==> flow/design.v <==
module enc_bundler(
	input wire 						bundling_features,
    input wire [617-1:0]	bits_to_bundle,
    output wire 					thresholded_bit
    );
	localparam integer ENCODING_BIT_THR = 6;
    logic [1:0] tree_add_lvl_0	[0:307];
    wire  [2:0] tree_add_lvl_1	[0:153];
    wire  [3:0] tree_add_lvl_2	[0:76];
    wire  [4:0] tree_add_lvl_3	[0:38];
    wire  [5:0] tree_add_lvl_4	[0:18];
    wire  [6:0] tree_add_lvl_5	[0:9];
    wire  [7:0] tree_add_lvl_6	[0:4];
    wire  [8:0] tree_add_lvl_7	[0:1];
    wire  [9:0] tree_add_lvl_8;
    wire  [9:0] accumulated_sum;
	always_comb begin
			for (int i = 0; i < 308; i++ ) begin
			  tree_add_lvl_0[i] = bits_to_bundle[2*i] + bits_to_bundle[(2*i)+1];
			end
	end
    for (genvar i = 0; i < 154; i++ ) begin
      assign tree_add_lvl_1[i] = tree_add_lvl_0[2*i] + tree_add_lvl_0[(2*i)+1];
    end
    for (genvar i = 0; i < 77; i++ ) begin
      assign tree_add_lvl_2[i] = tree_add_lvl_1[2*i] + tree_add_lvl_1[(2*i)+1];
    end
    for (genvar i = 0; i < 38; i++ ) begin
      assign tree_add_lvl_3[i] = tree_add_lvl_2[2*i] + tree_add_lvl_2[(2*i)+1];
    end
    assign tree_add_lvl_3[38] = tree_add_lvl_2[76] + bits_to_bundle[616];
    for (genvar i = 0; i < 19; i++ ) begin
      assign tree_add_lvl_4[i] = tree_add_lvl_3[2*i] + tree_add_lvl_3[(2*i)+1];
    end
    for (genvar i = 0; i < 9; i++ ) begin
      assign tree_add_lvl_5[i] = tree_add_lvl_4[2*i] + tree_add_lvl_4[(2*i)+1];
    end
    assign tree_add_lvl_5[9] = tree_add_lvl_4[18] + tree_add_lvl_3[38];
    for (genvar i = 0; i < 5; i++ ) begin
      assign tree_add_lvl_6[i] = tree_add_lvl_5[2*i] + tree_add_lvl_5[(2*i)+1];
    end
    for (genvar i = 0; i < 2; i++ ) begin
      assign tree_add_lvl_7[i] = tree_add_lvl_6[2*i] + tree_add_lvl_6[(2*i)+1];
    end
    assign tree_add_lvl_8 = tree_add_lvl_7[0] + tree_add_lvl_7[1];
    assign accumulated_sum = tree_add_lvl_8 + tree_add_lvl_6[4]; 
    assign thresholded_bit = (accumulated_sum > ENCODING_BIT_THR) ? 1'b1 : 1'b0;
endmodule  
module enc_bundler_top(
	input  wire 						clk,
	input  wire 						nrst,
	input  wire 						bundling_features,
	input  wire [617-1:0]	bits_to_bundle,
	output logic 						encoded_bit
	);
	wire thresholded_bit;
	enc_bundler ENC_BUNDLER(
		.bundling_features					(bundling_features),
		.bits_to_bundle						(bits_to_bundle),
		.thresholded_bit					(thresholded_bit)
	);
	always_ff @(posedge clk or negedge nrst) begin
		if (!nrst) begin
			encoded_bit <= 1'b0;
		end
		else if (bundling_features) begin
			encoded_bit <= thresholded_bit;
		end
		else begin
			encoded_bit <= encoded_bit;
		end
	end
endmodule
==> Reports on enc_bundler_top <==
Tool output for the design above before and after an edit, in the order of the flow.
"before" refers to lines of the RTL above, "after" to lines of the edited file.
"delta" is "after" less "before", of the values as shown.
Cell names lack the library's common part.
{ "inputs": {"top_module": "enc_bundler_top", "clk_port": "clk", "lib": "sky130hd", "pvt_corner": "tt_025C_1v80"} }

==> The edit <==
Unified diff, file above to edited file.
This change comes from a script, not from a designer; no optimisation was intended.
begin of diff
@@ -14,5 +14,5 @@
     wire  [8:0] tree_add_lvl_7	[0:1];
     wire  [9:0] tree_add_lvl_8;
-    wire  [9:0] accumulated_sum;
+    wire  [19:0] accumulated_sum;
 	always_comb begin
 			for (int i = 0; i < 308; i++ ) begin
end of diff

==> Word-level counts <==
Source: Yosys, flattened and elaborated. Widths are those after wreduce; folded enables and synchronous resets count as part of the registers. Registers that Yosys merges into a memory's read port (data or address) are not register bits. Print and check cells do not count. Equal cells are merged and count once.
{ "bits": {"columns": ["element", "before", "after", "delta"], "rows": [
  ["mem_bits_rw", 0, 0, 0],
  ["output_inout_bits", 1, 1, 0],
  ["regBits", 1, 1, 0],
  ["clocked_rd_ports_x_width", 0, 0, 0],
  ["wordCells", 619, 619, 0],
  ["n_memories", 0, 0, 0],
  ["input_bits", 620, 620, 0],
  ["mem_bits_ro", 0, 0, 0],
  ["latchBits", 0, 0, 0]
]} }
{ "classes": {"columns": ["element", "before", "after", "delta"], "rows": [
  ["reduce_and_logical", 0, 0, 0],
  ["logic", 0, 0, 0],
  ["shifts", 0, 0, 0],
  ["n_mux", 1, 1, 0],
  ["n_div", 0, 0, 0],
  ["multipliers", 0, 0, 0],
  ["n_eq", 0, 0, 0],
  ["compare", 1, 1, 0],
  ["add_sub_neg", 616, 616, 0]
]} }
{ "op_table": {"columns": ["op", "before", "after", "delta"], "rows": [
  ["10-bit by 8-bit adder with 10-bit output", 1, 0, -1],
  ["10-bit by 3-bit > comparator with 1-bit output with constant B", 1, 0, -1],
  ["10-bit by 8-bit adder with 11-bit output", 0, 1, 1],
  ["20-bit by 3-bit > comparator with 1-bit output with constant B", 0, 1, 1]
]} }
Unchanged operator kinds not shown: 12.

==> Logic depth <==
Depth = most cells in a row (Yosys ltp): at word level without a register or memory, in the mapped netlist without a sequential cell, where the memories' decode and read muxes count.
{ "logic_depth": {"columns": ["element", "before", "after", "delta"], "rows": [
  ["depth_word", 12, 12, 0],
  ["ABC_AREA", "0", "0", null],
  ["mapped_depth", 31, 31, 0],
  ["depth_no_buf", 31, 31, 0]
]} }

==> After synthesis <==
Yosys stat after the flow's synthesis: flattened, memories mapped to cells. It holds for the ABC_AREA given above (unset counts as 0); a run with the other value may have another netlist.
{ "mapped": {"columns": ["element", "before", "after", "delta"], "rows": [
  ["n_buf", 0, 0, 0],
  ["ff_cells", 1, 1, 0],
  ["mapped_cells", 1661, 1666, 5],
  ["yosys_area_um2", 16828.6, 16836.1, 7.5],
  ["seqArea_um2", 25.0, 25.0, 0.0]
]} }
{ "by_type": {"columns": ["cell", "before", "after", "delta"], "rows": [
  ["inv_1", 938, 935, -3],
  ["nand3_1", 0, 3, 3],
  ["o211a_1", 0, 3, 3],
  ["o2111ai_1", 2, 0, -2],
  ["nand3b_1", 1, 3, 2],
  ["o211ai_1", 1, 3, 2],
  ["a31oi_1", 0, 2, 2],
  ["o21a_1", 0, 2, 2],
  ["nor2_1", 6, 7, 1],
  ["nand2_1", 4, 3, -1],
  ["a21oi_1", 3, 4, 1],
  ["nor2b_1", 2, 1, -1],
  ["a211oi_2", 1, 0, -1],
  ["a21o_1", 1, 0, -1],
  ["a221o_1", 1, 0, -1],
  ["a221oi_1", 1, 0, -1],
  ["a2bb2oi_1", 1, 0, -1],
  ["a41oi_2", 1, 0, -1]
]} }
Unchanged cell types not shown: 10.
The list need not be complete.
The figures by module come from a second, unflattened synthesis with its own total; it is not the netlist above.
{ "unflattened": {"columns": ["element", "before", "after", "delta"], "rows": [
  ["hier_cells", 1660, 1659, -1],
  ["area_unflattened_um2", 16817.4, 16834.9, 17.5]
]} }
Each row is one instance without its submodules.
{ "by_module_before": {"columns": ["mod", "mod_seq_area_um2", "n_cells", "n_inst", "area_um2"], "rows": [
  ["enc_bundler", 0.0, 1658, 1, 16777.3],
  ["enc_bundler_top", 25.0, 2, 1, 40.0]
]} }
{ "by_module_after": {"columns": ["mod", "mod_seq_area_um2", "n_cells", "n_inst", "area_um2"], "rows": [
  ["enc_bundler", 0.0, 1657, 1, 16794.9],
  ["enc_bundler_top", 25.0, 2, 1, 40.0]
]} }

==> Worst setup path after synthesis <==
Source: OpenSTA report_checks on the synthesized netlist (no wires, ideal clock, input and output delay 20% of the period each), path of least setup slack; recovery checks are left aside. Register names are those of the netlist, which keeps one name where synthesis merged equal registers.
{ "synth_timing": {"columns": ["element", "before", "after", "delta"], "rows": [
  ["path_type", "input port to flip-flop", "input port to flip-flop", null],
  ["start", "in bits_to_bundle[443]", "in bits_to_bundle[149]", null],
  ["end", "reg encoded_bit", "reg encoded_bit", null],
  ["setup_ps", 139, 131, -8],
  ["required_ps", 12361, 12369, 8],
  ["slack_ps", 1647, 1779, 132],
  ["delay_ps", 8353, 8222, -131],
  ["t_arrival_ps", 10714, 10591, -123],
  ["stages", 31, 27, -4],
  ["tclk_ps", 12500, 12500, 0],
  ["launch_ps", 2500, 2500, 0],
  ["input_delay_ps", 2500, 2500, 0],
  ["period_less_setup_slack_ps", 10853, 10721, -132]
]} }
"delay_ps" is the arrival time less input delay plus setup time.
"stages": output pins that drive a net of the path, with the launching flip-flop's if there is one; two outputs of one cell count as two.
"period_less_setup_slack_ps" = period - worst setup slack (recovery checks aside). The figure is calculated, with input and output delays left at 20% of the set period.
The rows between start and end are the longest chain of elaborated cells between them; the timing report does not say that the signal goes this way. Where chains are equally long, one stands for them.
Each line given opens the expression or statement behind the cell; cells for indexed reads and writes are added by Yosys, which also makes memories of some case tables.
A register here has more assigning lines than the two given.
{ "synth_between_before": {"path_cell_list": "fa_1 > inv_1 > fa_1 > inv_1 > fa_1 > inv_1 > fa_1 > inv_1 > fa_1 > inv_1 > fa_1 > fa_1 > inv_1 > fa_1 > inv_1 > fa_1 > inv_1 > fa_1 > inv_1 > fa_1 > fa_1 > fa_1 > inv_1 > fa_1 > inv_1 > fa_1 > and2b_1 > nor4b_1 > a221o_1 > nor4_2 > a41oi_2", "elab_chain_cells": 12} }
{ "synth_lines_before": {"columns": ["element", "line", "rtl"], "rows": [
  ["start: declaration", 53, "input wire [617-1:0] bits_to_bundle,"],
  ["1-bit by 1-bit adder with 2-bit output", 19, "tree_add_lvl_0[i] = bits_to_bundle[2*i] + bits_to_bundle[(2*i)+1];"],
  ["2-bit by 2-bit adder with 3-bit output", 23, "assign tree_add_lvl_1[i] = tree_add_lvl_0[2*i] + tree_add_lvl_0[(2*i)+1];"],
  ["3-bit by 3-bit adder with 4-bit output", 26, "assign tree_add_lvl_2[i] = tree_add_lvl_1[2*i] + tree_add_lvl_1[(2*i)+1];"],
  ["4-bit by 4-bit adder with 5-bit output", 29, "assign tree_add_lvl_3[i] = tree_add_lvl_2[2*i] + tree_add_lvl_2[(2*i)+1];"],
  ["5-bit by 5-bit adder with 6-bit output", 33, "assign tree_add_lvl_4[i] = tree_add_lvl_3[2*i] + tree_add_lvl_3[(2*i)+1];"],
  ["6-bit by 6-bit adder with 7-bit output", 36, "assign tree_add_lvl_5[i] = tree_add_lvl_4[2*i] + tree_add_lvl_4[(2*i)+1];"],
  ["7-bit by 7-bit adder with 8-bit output", 40, "assign tree_add_lvl_6[i] = tree_add_lvl_5[2*i] + tree_add_lvl_5[(2*i)+1];"],
  ["8-bit by 8-bit adder with 9-bit output", 43, "assign tree_add_lvl_7[i] = tree_add_lvl_6[2*i] + tree_add_lvl_6[(2*i)+1];"],
  ["9-bit by 9-bit adder with 10-bit output", 45, "assign tree_add_lvl_8 = tree_add_lvl_7[0] + tree_add_lvl_7[1];"],
  ["10-bit by 8-bit adder with 10-bit output", 46, "assign accumulated_sum = tree_add_lvl_8 + tree_add_lvl_6[4];"],
  ["10-bit by 3-bit > comparator with 1-bit output", 47, "assign thresholded_bit = (accumulated_sum > ENCODING_BIT_THR) ? 1'b1 : 1'b0;"],
  ["1-bit two-way mux", 47, null],
  ["end: assignment", 67, "encoded_bit <= thresholded_bit;"],
  ["end: assignment", 70, "encoded_bit <= encoded_bit;"],
  ["end: declaration", 54, "output logic encoded_bit"]
]} }
{ "synth_between_after": {"path_cell_list": "inv_1 > fa_1 > inv_1 > fa_1 > fa_1 > inv_1 > fa_1 > inv_1 > fa_1 > fa_1 > inv_1 > fa_1 > inv_1 > fa_1 > fa_1 > fa_1 > fa_1 > inv_1 > fa_1 > fa_1 > inv_1 > ha_1 > a211oi_1 > o211a_1 > or3b_1 > a22oi_1 > a31oi_1", "elab_chain_cells": 12} }
{ "synth_lines_after": {"columns": ["element", "line", "rtl"], "rows": [
  ["start: declaration", 53, "input wire [617-1:0] bits_to_bundle,"],
  ["1-bit by 1-bit adder with 2-bit output", 19, "tree_add_lvl_0[i] = bits_to_bundle[2*i] + bits_to_bundle[(2*i)+1];"],
  ["2-bit by 2-bit adder with 3-bit output", 23, "assign tree_add_lvl_1[i] = tree_add_lvl_0[2*i] + tree_add_lvl_0[(2*i)+1];"],
  ["3-bit by 3-bit adder with 4-bit output", 26, "assign tree_add_lvl_2[i] = tree_add_lvl_1[2*i] + tree_add_lvl_1[(2*i)+1];"],
  ["4-bit by 4-bit adder with 5-bit output", 29, "assign tree_add_lvl_3[i] = tree_add_lvl_2[2*i] + tree_add_lvl_2[(2*i)+1];"],
  ["5-bit by 5-bit adder with 6-bit output", 33, "assign tree_add_lvl_4[i] = tree_add_lvl_3[2*i] + tree_add_lvl_3[(2*i)+1];"],
  ["6-bit by 6-bit adder with 7-bit output", 36, "assign tree_add_lvl_5[i] = tree_add_lvl_4[2*i] + tree_add_lvl_4[(2*i)+1];"],
  ["7-bit by 7-bit adder with 8-bit output", 40, "assign tree_add_lvl_6[i] = tree_add_lvl_5[2*i] + tree_add_lvl_5[(2*i)+1];"],
  ["8-bit by 8-bit adder with 9-bit output", 43, "assign tree_add_lvl_7[i] = tree_add_lvl_6[2*i] + tree_add_lvl_6[(2*i)+1];"],
  ["9-bit by 9-bit adder with 10-bit output", 45, "assign tree_add_lvl_8 = tree_add_lvl_7[0] + tree_add_lvl_7[1];"],
  ["10-bit by 8-bit adder with 11-bit output", 46, "assign accumulated_sum = tree_add_lvl_8 + tree_add_lvl_6[4];"],
  ["20-bit by 3-bit > comparator with 1-bit output", 47, "assign thresholded_bit = (accumulated_sum > ENCODING_BIT_THR) ? 1'b1 : 1'b0;"],
  ["1-bit two-way mux", 47, null],
  ["end: assignment", 67, "encoded_bit <= thresholded_bit;"],
  ["end: assignment", 70, "encoded_bit <= encoded_bit;"],
  ["end: declaration", 54, "output logic encoded_bit"]
]} }

==> Worst path after layout <==
From the final timing report of each run of set A: the path of least setup slack in the routed layout; clock arrival at registers is part of the times.
The path's times are printed in steps of 10 ps; the period is the one set.
{ "layout_timing": {"columns": ["element", "before", "after", "delta"], "rows": [
  ["path_type", "input port to flip-flop", "input port to flip-flop", null],
  ["start", "in bits_to_bundle[149]", "in bits_to_bundle[149]", null],
  ["end", "reg encoded_bit", "reg encoded_bit", null],
  ["stages", 30, 28, -2],
  ["tclk_ps", 12500, 12500, 0],
  ["launch_ps", 2500, 2500, 0],
  ["t_arrival_ps", 11550, 11450, -100],
  ["required_ps", 12360, 12360, 0],
  ["slack_ps", 810, 920, 110],
  ["setup_ps", 140, 140, 0],
  ["input_delay_ps", 2500, 2500, 0]
]} }
The rows between start and end are the longest chain of elaborated cells between them; the timing report does not say that the signal goes this way. Where chains are equally long, one stands for them.
A register here has more assigning lines than the two given.
{ "layout_between_before": {"path_cell_list": "clkdlybuf4s50_1 > inv_1 > fa_1 > inv_1 > fa_1 > fa_1 > inv_1 > fa_1 > inv_1 > fa_1 > inv_1 > fa_1 > inv_1 > fa_1 > inv_1 > fa_1 > fa_1 > fa_1 > fa_1 > fa_1 > fa_1 > inv_1 > fa_1 > inv_1 > fa_1 > and2b_1 > nor4b_1 > a221o_1 > nor4_2 > a41oi_2", "elab_chain_cells": 12} }
{ "layout_lines_before": {"columns": ["element", "line", "rtl"], "rows": [
  ["start: declaration", 53, "input wire [617-1:0] bits_to_bundle,"],
  ["1-bit by 1-bit adder with 2-bit output", 19, "tree_add_lvl_0[i] = bits_to_bundle[2*i] + bits_to_bundle[(2*i)+1];"],
  ["2-bit by 2-bit adder with 3-bit output", 23, "assign tree_add_lvl_1[i] = tree_add_lvl_0[2*i] + tree_add_lvl_0[(2*i)+1];"],
  ["3-bit by 3-bit adder with 4-bit output", 26, "assign tree_add_lvl_2[i] = tree_add_lvl_1[2*i] + tree_add_lvl_1[(2*i)+1];"],
  ["4-bit by 4-bit adder with 5-bit output", 29, "assign tree_add_lvl_3[i] = tree_add_lvl_2[2*i] + tree_add_lvl_2[(2*i)+1];"],
  ["5-bit by 5-bit adder with 6-bit output", 33, "assign tree_add_lvl_4[i] = tree_add_lvl_3[2*i] + tree_add_lvl_3[(2*i)+1];"],
  ["6-bit by 6-bit adder with 7-bit output", 36, "assign tree_add_lvl_5[i] = tree_add_lvl_4[2*i] + tree_add_lvl_4[(2*i)+1];"],
  ["7-bit by 7-bit adder with 8-bit output", 40, "assign tree_add_lvl_6[i] = tree_add_lvl_5[2*i] + tree_add_lvl_5[(2*i)+1];"],
  ["8-bit by 8-bit adder with 9-bit output", 43, "assign tree_add_lvl_7[i] = tree_add_lvl_6[2*i] + tree_add_lvl_6[(2*i)+1];"],
  ["9-bit by 9-bit adder with 10-bit output", 45, "assign tree_add_lvl_8 = tree_add_lvl_7[0] + tree_add_lvl_7[1];"],
  ["10-bit by 8-bit adder with 10-bit output", 46, "assign accumulated_sum = tree_add_lvl_8 + tree_add_lvl_6[4];"],
  ["10-bit by 3-bit > comparator with 1-bit output", 47, "assign thresholded_bit = (accumulated_sum > ENCODING_BIT_THR) ? 1'b1 : 1'b0;"],
  ["1-bit two-way mux", 47, null],
  ["end: assignment", 67, "encoded_bit <= thresholded_bit;"],
  ["end: assignment", 70, "encoded_bit <= encoded_bit;"],
  ["end: declaration", 54, "output logic encoded_bit"]
]} }
{ "layout_between_after": {"path_cell_list": "clkdlybuf4s50_1 > inv_1 > fa_1 > inv_1 > fa_1 > fa_1 > inv_1 > fa_1 > inv_1 > fa_1 > fa_1 > inv_1 > fa_1 > inv_1 > fa_1 > fa_1 > fa_1 > fa_1 > inv_1 > fa_1 > fa_1 > inv_1 > ha_1 > a211oi_1 > o211a_1 > or3b_1 > a22oi_1 > a31oi_1", "elab_chain_cells": 12} }
{ "layout_lines_after": {"columns": ["element", "line", "rtl"], "rows": [
  ["start: declaration", 53, "input wire [617-1:0] bits_to_bundle,"],
  ["1-bit by 1-bit adder with 2-bit output", 19, "tree_add_lvl_0[i] = bits_to_bundle[2*i] + bits_to_bundle[(2*i)+1];"],
  ["2-bit by 2-bit adder with 3-bit output", 23, "assign tree_add_lvl_1[i] = tree_add_lvl_0[2*i] + tree_add_lvl_0[(2*i)+1];"],
  ["3-bit by 3-bit adder with 4-bit output", 26, "assign tree_add_lvl_2[i] = tree_add_lvl_1[2*i] + tree_add_lvl_1[(2*i)+1];"],
  ["4-bit by 4-bit adder with 5-bit output", 29, "assign tree_add_lvl_3[i] = tree_add_lvl_2[2*i] + tree_add_lvl_2[(2*i)+1];"],
  ["5-bit by 5-bit adder with 6-bit output", 33, "assign tree_add_lvl_4[i] = tree_add_lvl_3[2*i] + tree_add_lvl_3[(2*i)+1];"],
  ["6-bit by 6-bit adder with 7-bit output", 36, "assign tree_add_lvl_5[i] = tree_add_lvl_4[2*i] + tree_add_lvl_4[(2*i)+1];"],
  ["7-bit by 7-bit adder with 8-bit output", 40, "assign tree_add_lvl_6[i] = tree_add_lvl_5[2*i] + tree_add_lvl_5[(2*i)+1];"],
  ["8-bit by 8-bit adder with 9-bit output", 43, "assign tree_add_lvl_7[i] = tree_add_lvl_6[2*i] + tree_add_lvl_6[(2*i)+1];"],
  ["9-bit by 9-bit adder with 10-bit output", 45, "assign tree_add_lvl_8 = tree_add_lvl_7[0] + tree_add_lvl_7[1];"],
  ["10-bit by 8-bit adder with 11-bit output", 46, "assign accumulated_sum = tree_add_lvl_8 + tree_add_lvl_6[4];"],
  ["20-bit by 3-bit > comparator with 1-bit output", 47, "assign thresholded_bit = (accumulated_sum > ENCODING_BIT_THR) ? 1'b1 : 1'b0;"],
  ["1-bit two-way mux", 47, null],
  ["end: assignment", 67, "encoded_bit <= thresholded_bit;"],
  ["end: assignment", 70, "encoded_bit <= encoded_bit;"],
  ["end: declaration", 54, "output logic encoded_bit"]
]} }

==> Measured runs <==
Runs of the flow (Yosys, OpenROAD) on both versions; the two runs of a pair have the same settings. The constraints put input and output delay at 20% of the set period each and load the outputs with 0.01 pF.
{ "settings_set_A": {"CORE_UTILIZATION": 40, "PLACE_DENSITY": 0.6, "period_ns": 12.5, "CAP_MARGIN": 20, "CORE_MARGIN": 2, "SLEW_MARGIN": 20} }
{ "measured_set_A": {"columns": ["element", "before", "after", "delta"], "rows": [
  ["final_cell_area_um2", 23731.5, 23731.5, 0.0],
  ["synth_chip_area_um2", 16828.6, 16836.1, 7.5],
  ["timing.setup.ws_ps", 811, 916, 105],
  ["hold_ws_ps", 564, 569, 5],
  ["setupTns_ps", 0, 0, 0],
  ["clock_period_reached_ps", 11689, 11584, -105],
  ["fin_util_frac", 0.568, 0.568, 0.000],
  ["design.die.area_um2", 43729.1, 43747.9, 18.8]
]} }
{ "settings_set_B": {"ABC_AREA": 0, "CORE_MARGIN": 7, "CORE_UTILIZATION": 47, "CTS_CLUSTER_DIAMETER": 341, "MAX_ROUTING_LAYER": "met5", "SETUP_SLACK_MARGIN": 1.44, "TNS_END_PERCENT": 15, "period_ns": 8.85, "CAP_MARGIN": 20, "SLEW_MARGIN": 20} }
{ "measured_set_B": {"columns": ["element", "before", "after", "delta"], "rows": [
  ["final_cell_area_um2", 23811.6, 23799.1, -12.5],
  ["synth_chip_area_um2", 16828.6, 16836.1, 7.5],
  ["timing.setup.ws_ps", -2011, -1873, 138],
  ["hold_ws_ps", 578, 550, -28],
  ["setupTns_ps", -2011, -1873, 138],
  ["clock_period_reached_ps", 10861, 10723, -138],
  ["fin_util_frac", 0.673, 0.672, -0.001],
  ["design.die.area_um2", 41300.4, 41316.7, 16.3]
]} }
"clock_period_reached_ps" means the clock period less the worst setup slack. The figure is calculated, with input and output delays left at 20% of the set period.
